==> flow/design.v <==
module ALU (
    input [15:0] data1,
    input [15:0] data2,
    input [3:0] alu_op,  
    output reg [15:0] result
);
    always @(*) begin
        case (alu_op)
            4'b0000: result = data1 + data2;  
            4'b0001: result = data1 - data2;  
            4'b0010: result = data1 & data2;  
            4'b0011: result = data1 | data2;  
            4'b0100: result = data1 ^ data2;  
            4'b0101: result = ~data1;         
            4'b0110: result = data1 << data2[3:0];  
            4'b0111: result = data1 >> data2[3:0];  
            4'b1000: result = (data1 < data2) ? 16'b1 : 16'b0;  
            default: result = 16'b0;
        endcase
    end
endmodule
module Control_Unit (
    input [15:0] instr,
    output reg [3:0] alu_op,
    output reg mem_read,
    output reg mem_write,
    output reg reg_write,
    output reg [3:0] write_reg
);
    always @(*) begin
        case(instr[15:12])
            4'b0000: begin  
                alu_op = 4'b0000;
                mem_read = 1'b0;
                mem_write = 1'b0;
                reg_write = 1'b0;
                write_reg = 4'b0000;
            end
            4'b0001: begin  
                alu_op = 4'b0000;
                mem_read = 1'b0;
                mem_write = 1'b0;
                reg_write = 1'b1;
                write_reg = instr[11:8];
            end
            4'b0010: begin  
                alu_op = 4'b0001;
                mem_read = 1'b0;
                mem_write = 1'b0;
                reg_write = 1'b1;
                write_reg = instr[11:8];
            end
            4'b0011: begin  
                alu_op = 4'b0010;
                mem_read = 1'b0;
                mem_write = 1'b0;
                reg_write = 1'b1;
                write_reg = instr[11:8];
            end
            4'b0100: begin  
                alu_op = 4'b0011;
                mem_read = 1'b0;
                mem_write = 1'b0;
                reg_write = 1'b1;
                write_reg = instr[11:8];
            end
            4'b0101: begin  
                alu_op = 4'b0000;  
                mem_read = 1'b1;
                mem_write = 1'b0;
                reg_write = 1'b1;
                write_reg = instr[11:8];
            end
            4'b0110: begin  
                alu_op = 4'b0000;  
                mem_read = 1'b0;
                mem_write = 1'b1;
                reg_write = 1'b0;
                write_reg = 4'b0000;
            end
            default: begin
                alu_op = 4'b0000;
                mem_read = 1'b0;
                mem_write = 1'b0;
                reg_write = 1'b0;
                write_reg = 4'b0000;
            end
        endcase
    end
endmodule
module Register_File (
    input clk,
    input reset,
    input [3:0] read_reg1,
    input [3:0] read_reg2,
    input [3:0] write_reg,
    input [15:0] write_data,
    input reg_write,
    output [15:0] reg_data1,
    output [15:0] reg_data2
);
    reg [15:0] registers [0:15];
    integer i;
    always @(posedge clk or posedge reset) begin
        if(reset) begin
            for(i=0;i<16;i=i+1)
                registers[i]<=16'b0;
                end
        else if (reg_write) begin
            registers[write_reg] <= write_data;
        end
    end
    assign reg_data1 = registers[read_reg1];
    assign reg_data2 = registers[read_reg2];
endmodule
module Hazard_Detection_Unit (
    input [15:0] if_id_instr,
    input id_ex_mem_read,
    input [3:0] id_ex_write_reg,
    output reg hazard_detected
);
    always @(*) begin
        hazard_detected = (id_ex_mem_read &&
                           (id_ex_write_reg == if_id_instr[11:8] ||
                            id_ex_write_reg == if_id_instr[7:4]));
    end
endmodule
module CPU (
    input clk, 
    input reset, 
    output [15:0] pc, 
    input [15:0] instr, 
    output [15:0] alu_out, 
    output mem_read, 
    output mem_write, 
    input [15:0] mem_data
);
    reg [15:0] pc_reg;
    reg [15:0] if_id_instr;
    reg [15:0] id_ex_reg_data1, id_ex_reg_data2;
    reg [3:0] id_ex_alu_op;
    reg [15:0] id_ex_instr;
    reg id_ex_mem_read, id_ex_mem_write, id_ex_reg_write;
    reg [3:0] id_ex_write_reg;
    wire [15:0] alu_result;
    wire hazard_detected;
    wire [15:0] rf_reg_data1, rf_reg_data2;
    wire [3:0] alu_op;
    wire reg_write;
    wire [3:0] write_reg;
    wire [15:0] write_data;
    reg [15:0] ex_mem_alu_result;
    reg ex_mem_mem_read, ex_mem_mem_write, ex_mem_reg_write;
    reg [3:0] ex_mem_write_reg;
    always @(posedge clk or posedge reset) begin
        if (reset) begin
            pc_reg <= 0;
            if_id_instr <= 16'b0;
        end else if (!hazard_detected) begin
            pc_reg <= pc_reg + 1;
            if_id_instr <= instr;
        end
    end
    Control_Unit cu (
        .instr(if_id_instr), 
        .alu_op(alu_op), 
        .mem_read(mem_read), 
        .mem_write(mem_write), 
        .reg_write(reg_write), 
        .write_reg(write_reg)
    );
    Register_File rf (
        .clk(clk), 
        .reset(reset),
        .read_reg1(if_id_instr[11:8]), 
        .read_reg2(if_id_instr[7:4]), 
        .write_reg(ex_mem_write_reg), 
        .write_data(write_data), 
        .reg_write(ex_mem_reg_write), 
        .reg_data1(rf_reg_data1), 
        .reg_data2(rf_reg_data2)
    );
    ALU alu (
        .data1(id_ex_reg_data1), 
        .data2(id_ex_reg_data2), 
        .alu_op(id_ex_alu_op), 
        .result(alu_result)
    );
    Hazard_Detection_Unit hdu (
        .if_id_instr(if_id_instr),
        .id_ex_mem_read(id_ex_mem_read),
        .id_ex_write_reg(id_ex_write_reg),
        .hazard_detected(hazard_detected)
    );
    assign pc = pc_reg;
    assign alu_out = ex_mem_alu_result;
    always @(posedge clk or posedge reset) begin
        if (reset) begin
            id_ex_reg_data1 <= 16'b0;
            id_ex_reg_data2 <= 16'b0;
            id_ex_alu_op <= 4'b0;
            id_ex_instr <= 16'b0;
            id_ex_mem_read <= 1'b0;
            id_ex_mem_write <= 1'b0;
            id_ex_reg_write <= 1'b0;
            id_ex_write_reg <= 4'b0;
        end else if (!hazard_detected) begin
            id_ex_reg_data1 <= rf_reg_data1;
            id_ex_reg_data2 <= rf_reg_data2;
            id_ex_alu_op <= alu_op;
            id_ex_instr <= if_id_instr;
            id_ex_mem_read <= mem_read;
            id_ex_mem_write <= mem_write;
            id_ex_reg_write <= reg_write;
            id_ex_write_reg <= write_reg;
        end
    end
    always @(posedge clk or posedge reset) begin
        if (reset) begin
            ex_mem_alu_result <= 16'b0;
            ex_mem_mem_read <= 1'b0;
            ex_mem_mem_write <= 1'b0;
            ex_mem_reg_write <= 1'b0;
            ex_mem_write_reg <= 4'b0;
        end else begin
            ex_mem_alu_result <= alu_result;
            ex_mem_mem_read <= id_ex_mem_read;
            ex_mem_mem_write <= id_ex_mem_write;
            ex_mem_reg_write <= id_ex_reg_write;
            ex_mem_write_reg <= id_ex_write_reg;
        end
    end
    assign write_data = ex_mem_mem_read ? mem_data : ex_mem_alu_result;
endmodule
---- From RTL to reports: CPU ----
Tool output for the design above, in the order of the flow.
Line numbers count from 1 in the design file above.
Operators: Yosys type, input widths -> output width; for muxes data width and select width s.
Library cell names are shortened.
Not given: -
design
  top ..................................... CPU
  clock ................................... clk
  cell library ............................ sky130hd
  library corner .......................... tt_025C_1v80

---- After elaboration ----
Counts by Yosys on the flattened word-level netlist (proc, flatten, opt, wreduce). Print and check cells are left out. Cells with the same type and inputs are merged into one.
word-level totals
  input port bits ......................... 34
  register bits ........................... 352
  word-level cells ........................ 132
  output and inout port bits .............. 34
operators by class
  mux-type cells .......................... 10
  add/sub/neg operators ................... 3
  reductions and logical operators ........ 23
  order comparisons ....................... 1
  equal/unequal tests ..................... 61
  bitwise logic cells ..................... 4
  shift-type cells ........................ 2
operator list
  kind                   count
  $pmux 16 s16           2
  $pmux 16 s9            1
  $eq 4x4->1 const B     25
  $eq 4x3->1 const B     19
  $eq 4x2->1 const B     10
  $reduce_and 2->1       16
  $eq 4x1->1 const B     5
  $add 16x1->16 const B  1
  $add 16x16->16         1
  $sub 16x16->16         1
  $lt 16x16->1           1
  $and 16x16->16         1
  $or 16x16->16          1
  $xor 16x16->16         1
  $shl 16x4->16          1
  $shr 16x4->16          1
  $not 16->16            1
  $logic_not 4->1        4
  $mux 16                1
  $eq 4x4->1             2
  $pmux 2 s3             1
  $reduce_or 5->1        1
  $mux 4                 1
  $mux 1                 4
  $logic_and 1x1->1      1
  $logic_or 1x1->1       1

---- Longest topological paths ----
Depth = most cells in a row (Yosys ltp): at word level without a register or memory, in the mapped netlist without a sequential cell, where the memories' decode and read muxes count.
depth
  word-level depth ........................ 3
  ABC_AREA ................................ 0
  gate-level depth with buffers ........... 14
  gate-level depth less buffers ........... 14

---- After synthesis ----
Yosys stat after the flow's synthesis: flattened, memories mapped to cells. It holds for the ABC_AREA given above (unset counts as 0); a run with the other value may have another netlist.
mapped netlist
  buffers ................................. 167
  mapped cells ............................ 1,954
  flip-flops .............................. 348
  synthesis area .......................... 18,154.9 um2
  sequential part of the area ............. 8,709.6 um2
cells by type
  cell      count  area in all (um2)
  dfrtp_1   347    8.68E+03
  a21oi_1   211    1.06E+03
  nor2_1    220    825.792
  o21ai_0   156    780.749
  nand2_1   199    746.966
  a22oi_1   85     638.112
  mux2i_1   36     360.346
  clkbuf_1  94     352.838
  xnor2_1   33     289.027
  a22o_1    30     262.752
  nand3_1   49     245.235
  buf_2     48     240.23
  ha_1      19     237.728
  mux2_2    21     236.477
  a32oi_1   25     218.96
  a222oi_1  18     180.173
  o211ai_1  18     135.13
  nand4_1   21     131.376
Other cell types: 65; their cells: 324.
By module: a second synthesis without flattening, with its own total; a netlist apart from the flattened one above.
unflattened totals
  cell total of the unflattened synthesis .. 2,055
  area total of the unflattened synthesis .. 22,153.7 um2
Each row is one instance without its submodules.
by module
  module                 area (um2)  instances  seq. area (um2)  cells
  Register_File          14,358.8    1          6,406.1          1,236
  ALU                    3,933.8     1          0.0              564
  CPU                    3,648.5     1          2,402.3          226
  Control_Unit           122.6       1          0.0              18
  Hazard_Detection_Unit  90.1        1          0.0              11

---- Timing after synthesis ----
Path of least setup slack by OpenSTA after synthesis, without wires, with an ideal clock, recovery checks aside; 20% of the period is set as input and as output delay. Where synthesis merged equal registers, the netlist keeps one of their names.
timing post-synthesis
  kind .................................... register to register
  from .................................... reg id_ex_reg_data2[4]
  to ...................................... reg ex_mem_alu_result[15]
  data arrival time ....................... 2.818 ns
  data required time ...................... 3.368 ns
  buffers on the path ..................... 0
  library setup time ...................... 0.132 ns
  slack ................................... 0.550 ns
  path delay .............................. 2.950 ns
  stages on the path ...................... 13
  launch time at the first pin ............ 0.000 ns
  clock period ............................ 3.5 ns
  synthesis period reached ................ 2.95 ns
"path delay" = arrival - input delay + setup time.
"stages on the path": output pins that drive a net of the path, with the launching flip-flop's if there is one; two outputs of one cell count as two.
"synthesis period reached" = period - worst setup slack (recovery checks aside). The figure is calculated, with input and output delays left at 20% of the set period.
Between the ends stands the longest chain of elaborated cells between them, by number of cells; it is not shown to be the way that was timed. Of several equally long chains one is given.
Each line given opens the expression or statement behind the cell; cells for indexed reads and writes are added by Yosys, which also makes memories of some case tables.
between the ends, post-synthesis
  cells stage by stage .................... dfrtp_1 or3_4 nor3_1 and3b_1 a31oi_1 xnor2_1 ha_1 and2_1 and3_2 a221o_1 a31oi_1 xnor2_1 o211ai_2
  length of the longest elaborated chain .. 2
  elaborated cells on any way between the ends .. 3
  source lines of those cells ............. 3
  those cells by class .................... add/sub: 2; mux: 1
ends and longest elaborated chain, post-synthesis
  item            RTL line  RTL
  from (decl)     140       reg [15:0] id_ex_reg_data1, id_ex_reg_data2;
  from (assign)   200       id_ex_reg_data2 <= 16'b0;
  from (assign)   209       id_ex_reg_data2 <= rf_reg_data2;
  $sub 16x16->16  10        4'b0001: result = data1 - data2;
  $pmux 16 s9     8         case (alu_op)
  to (assign)     220       ex_mem_alu_result <= 16'b0;
  to (assign)     226       ex_mem_alu_result <= alu_result;
  to (decl)       152       reg [15:0] ex_mem_alu_result;

---- Timing after layout ----
Path of least setup slack in the final report of job 1 (OpenROAD, finished layout, wires in). Where an end is a register, its clock arrival counts in the times.
timing after layout
  kind .................................... register to register
  from .................................... reg id_ex_reg_data2[5]
  to ...................................... reg ex_mem_alu_result[15]
  stages on the path ...................... 13
  clock period ............................ 2.81 ns
  launch time at the first pin ............ 0.56 ns
  buffers on the path ..................... 0
  slack ................................... -0.20 ns
  data arrival time ....................... 3.48 ns
  library setup time ...................... 0.13 ns
  data required time ...................... 3.27 ns
Between the ends stands the longest chain of elaborated cells between them, by number of cells; it is not shown to be the way that was timed. Of several equally long chains one is given.
between the ends, after layout
  cells stage by stage .................... dfrtp_1 or3_4 nor3_4 and3b_2 a31oi_2 xnor2_1 ha_1 a21o_1 a21o_1 a221o_1 a31oi_2 xnor2_1 o211ai_2
  length of the longest elaborated chain .. 2
  elaborated cells on any way between the ends .. 3
  source lines of those cells ............. 3
  those cells by class .................... add/sub: 2; mux: 1
ends and longest elaborated chain, after layout
  item            RTL line  RTL
  from (decl)     140       reg [15:0] id_ex_reg_data1, id_ex_reg_data2;
  from (assign)   200       id_ex_reg_data2 <= 16'b0;
  from (assign)   209       id_ex_reg_data2 <= rf_reg_data2;
  $sub 16x16->16  10        4'b0001: result = data1 - data2;
  $pmux 16 s9     8         case (alu_op)
  to (assign)     220       ex_mem_alu_result <= 16'b0;
  to (assign)     226       ex_mem_alu_result <= alu_result;
  to (decl)       152       reg [15:0] ex_mem_alu_result;

FLOW RESULTS
============

Flow measurements of CPU on sky130hd: 4 stored runs with different settings, listed in no order. Input and output delays are each 20% of the period that was set; the output load is 0.01 pF.
"reached clock period": clock period set for the run, less the worst setup slack. It is reckoned from that one timing run; input and output delays stay at 20% of the period that was set.
"total power after layout": no workload was simulated; the value follows from the tool's default switching activity.

======== job 1 ========
==> flow/run.sh <==
#!/bin/bash
# the make line also repeats the synthesis and layout settings of config.mk as NAME=value (left out here)
make -C /OpenROAD-flow-scripts/flow DESIGN_CONFIG=/design/flow/config.mk WORK_HOME=/design/flow/orfs CLKGATE_MAP_FILE= finish
==> flow/config.mk <==
export PLATFORM = sky130hd
export DESIGN_NAME = CPU
export DESIGN_NICKNAME = CPU
export VERILOG_FILES = /design/flow/design.v
export SDC_FILE = /design/flow/constraint.sdc
export NUM_CORES = 4
export LEC_CHECK = 0
export CAP_MARGIN = 20
export CORE_MARGIN = 2
export CORE_UTILIZATION = 40
export MAX_ROUTING_LAYER = met4
export MIN_ROUTING_LAYER = met2
export PLACE_DENSITY = 0.36
export SLEW_MARGIN = 20
==> flow/constraint.sdc <==
create_clock -name core_clock -period 2.81 [get_ports {clk}]
set_input_delay 0.5620 -clock core_clock [delete_from_list [all_inputs] [get_ports {clk}]]
set_output_delay 0.5620 -clock core_clock [all_outputs]
set_load 0.01 [all_outputs]

-------- measured, job 1 --------
  reached clock period .................... 3.013 ns
  final utilization ....................... 0.5
  total power after layout ................ 19.961 mW
  sum of negative setup slack ............. -1.731 ns
  full die area ........................... 47,106.4 um2
  area of the synthesized netlist ......... 18,154.9 um2
  smallest setup slack .................... -0.203 ns
  standard-cell area of the final layout .. 22,565.4 um2

======== job 2 ========
==> flow/run.sh <==
#!/bin/bash
# the make line also repeats the synthesis and layout settings of config.mk as NAME=value (left out here)
make -C /OpenROAD-flow-scripts/flow DESIGN_CONFIG=/design/flow/config.mk WORK_HOME=/design/flow/orfs CLKGATE_MAP_FILE= finish
==> flow/config.mk <==
export PLATFORM = sky130hd
export DESIGN_NAME = CPU
export DESIGN_NICKNAME = CPU
export VERILOG_FILES = /design/flow/design.v
export SDC_FILE = /design/flow/constraint.sdc
export NUM_CORES = 4
export LEC_CHECK = 0
export CAP_MARGIN = 5
export CORE_MARGIN = 2
export CORE_UTILIZATION = 38
export CTS_CLUSTER_SIZE = 87
export GPL_TIMING_DRIVEN = 0
export MAX_ROUTING_LAYER = met5
export SETUP_SLACK_MARGIN = 0.02
export SLEW_MARGIN = 35
==> flow/constraint.sdc <==
create_clock -name core_clock -period 4.81 [get_ports {clk}]
set_input_delay 0.9620 -clock core_clock [delete_from_list [all_inputs] [get_ports {clk}]]
set_output_delay 0.9620 -clock core_clock [all_outputs]
set_load 0.01 [all_outputs]

-------- measured, job 2 --------
  reached clock period .................... 3.954 ns
  full die area ........................... 49,539.6 um2
  sum of negative setup slack ............. 0.000 ns
  area of the synthesized netlist ......... 18,154.9 um2
  total power after layout ................ 11.290 mW
  final utilization ....................... 0.454
  smallest setup slack .................... 0.856 ns
  standard-cell area of the final layout .. 21,546.9 um2

======== job 3 ========
==> flow/run.sh <==
#!/bin/bash
# the make line also repeats the synthesis and layout settings of config.mk as NAME=value (left out here)
make -C /OpenROAD-flow-scripts/flow DESIGN_CONFIG=/design/flow/config.mk WORK_HOME=/design/flow/orfs CLKGATE_MAP_FILE= finish
==> flow/config.mk <==
export PLATFORM = sky130hd
export DESIGN_NAME = CPU
export DESIGN_NICKNAME = CPU
export VERILOG_FILES = /design/flow/design.v
export SDC_FILE = /design/flow/constraint.sdc
export NUM_CORES = 4
export LEC_CHECK = 0
export CAP_MARGIN = 20
export CORE_MARGIN = 2
export CORE_UTILIZATION = 40
export SETUP_SLACK_MARGIN = 1.5
export SLEW_MARGIN = 20
==> flow/constraint.sdc <==
create_clock -name core_clock -period 2.19 [get_ports {clk}]
set_input_delay 0.4380 -clock core_clock [delete_from_list [all_inputs] [get_ports {clk}]]
set_output_delay 0.4380 -clock core_clock [all_outputs]
set_load 0.01 [all_outputs]

-------- measured, job 3 --------
  standard-cell area of the final layout .. 28,315.9 um2
  total power after layout ................ 27.726 mW
  final utilization ....................... 0.628
  full die area ........................... 47,106.4 um2
  sum of negative setup slack ............. -9.589 ns
  reached clock period .................... 3.090 ns
  area of the synthesized netlist ......... 18,154.9 um2
  smallest setup slack .................... -0.900 ns

======== job 4 ========
==> flow/run.sh <==
#!/bin/bash
# the make line also repeats the synthesis and layout settings of config.mk as NAME=value (left out here)
make -C /OpenROAD-flow-scripts/flow DESIGN_CONFIG=/design/flow/config.mk WORK_HOME=/design/flow/orfs CLKGATE_MAP_FILE= finish
==> flow/config.mk <==
export PLATFORM = sky130hd
export DESIGN_NAME = CPU
export DESIGN_NICKNAME = CPU
export VERILOG_FILES = /design/flow/design.v
export SDC_FILE = /design/flow/constraint.sdc
export NUM_CORES = 4
export LEC_CHECK = 0
export CAP_MARGIN = 20
export CELL_PAD_IN_SITES_DETAIL_PLACEMENT = 2
export CORE_MARGIN = 2
export CORE_UTILIZATION = 67
export CTS_CLUSTER_SIZE = 20
export GPL_ROUTABILITY_DRIVEN = 1
export MIN_ROUTING_LAYER = met1
export PLACE_DENSITY_LB_ADDON = 0.13
export SETUP_SLACK_MARGIN = -0.15
export SLEW_MARGIN = 20
==> flow/constraint.sdc <==
create_clock -name core_clock -period 2.01 [get_ports {clk}]
set_input_delay 0.4020 -clock core_clock [delete_from_list [all_inputs] [get_ports {clk}]]
set_output_delay 0.4020 -clock core_clock [all_outputs]
set_load 0.01 [all_outputs]

-------- job 4 --------
  incomplete, placement halted on DPL-0033
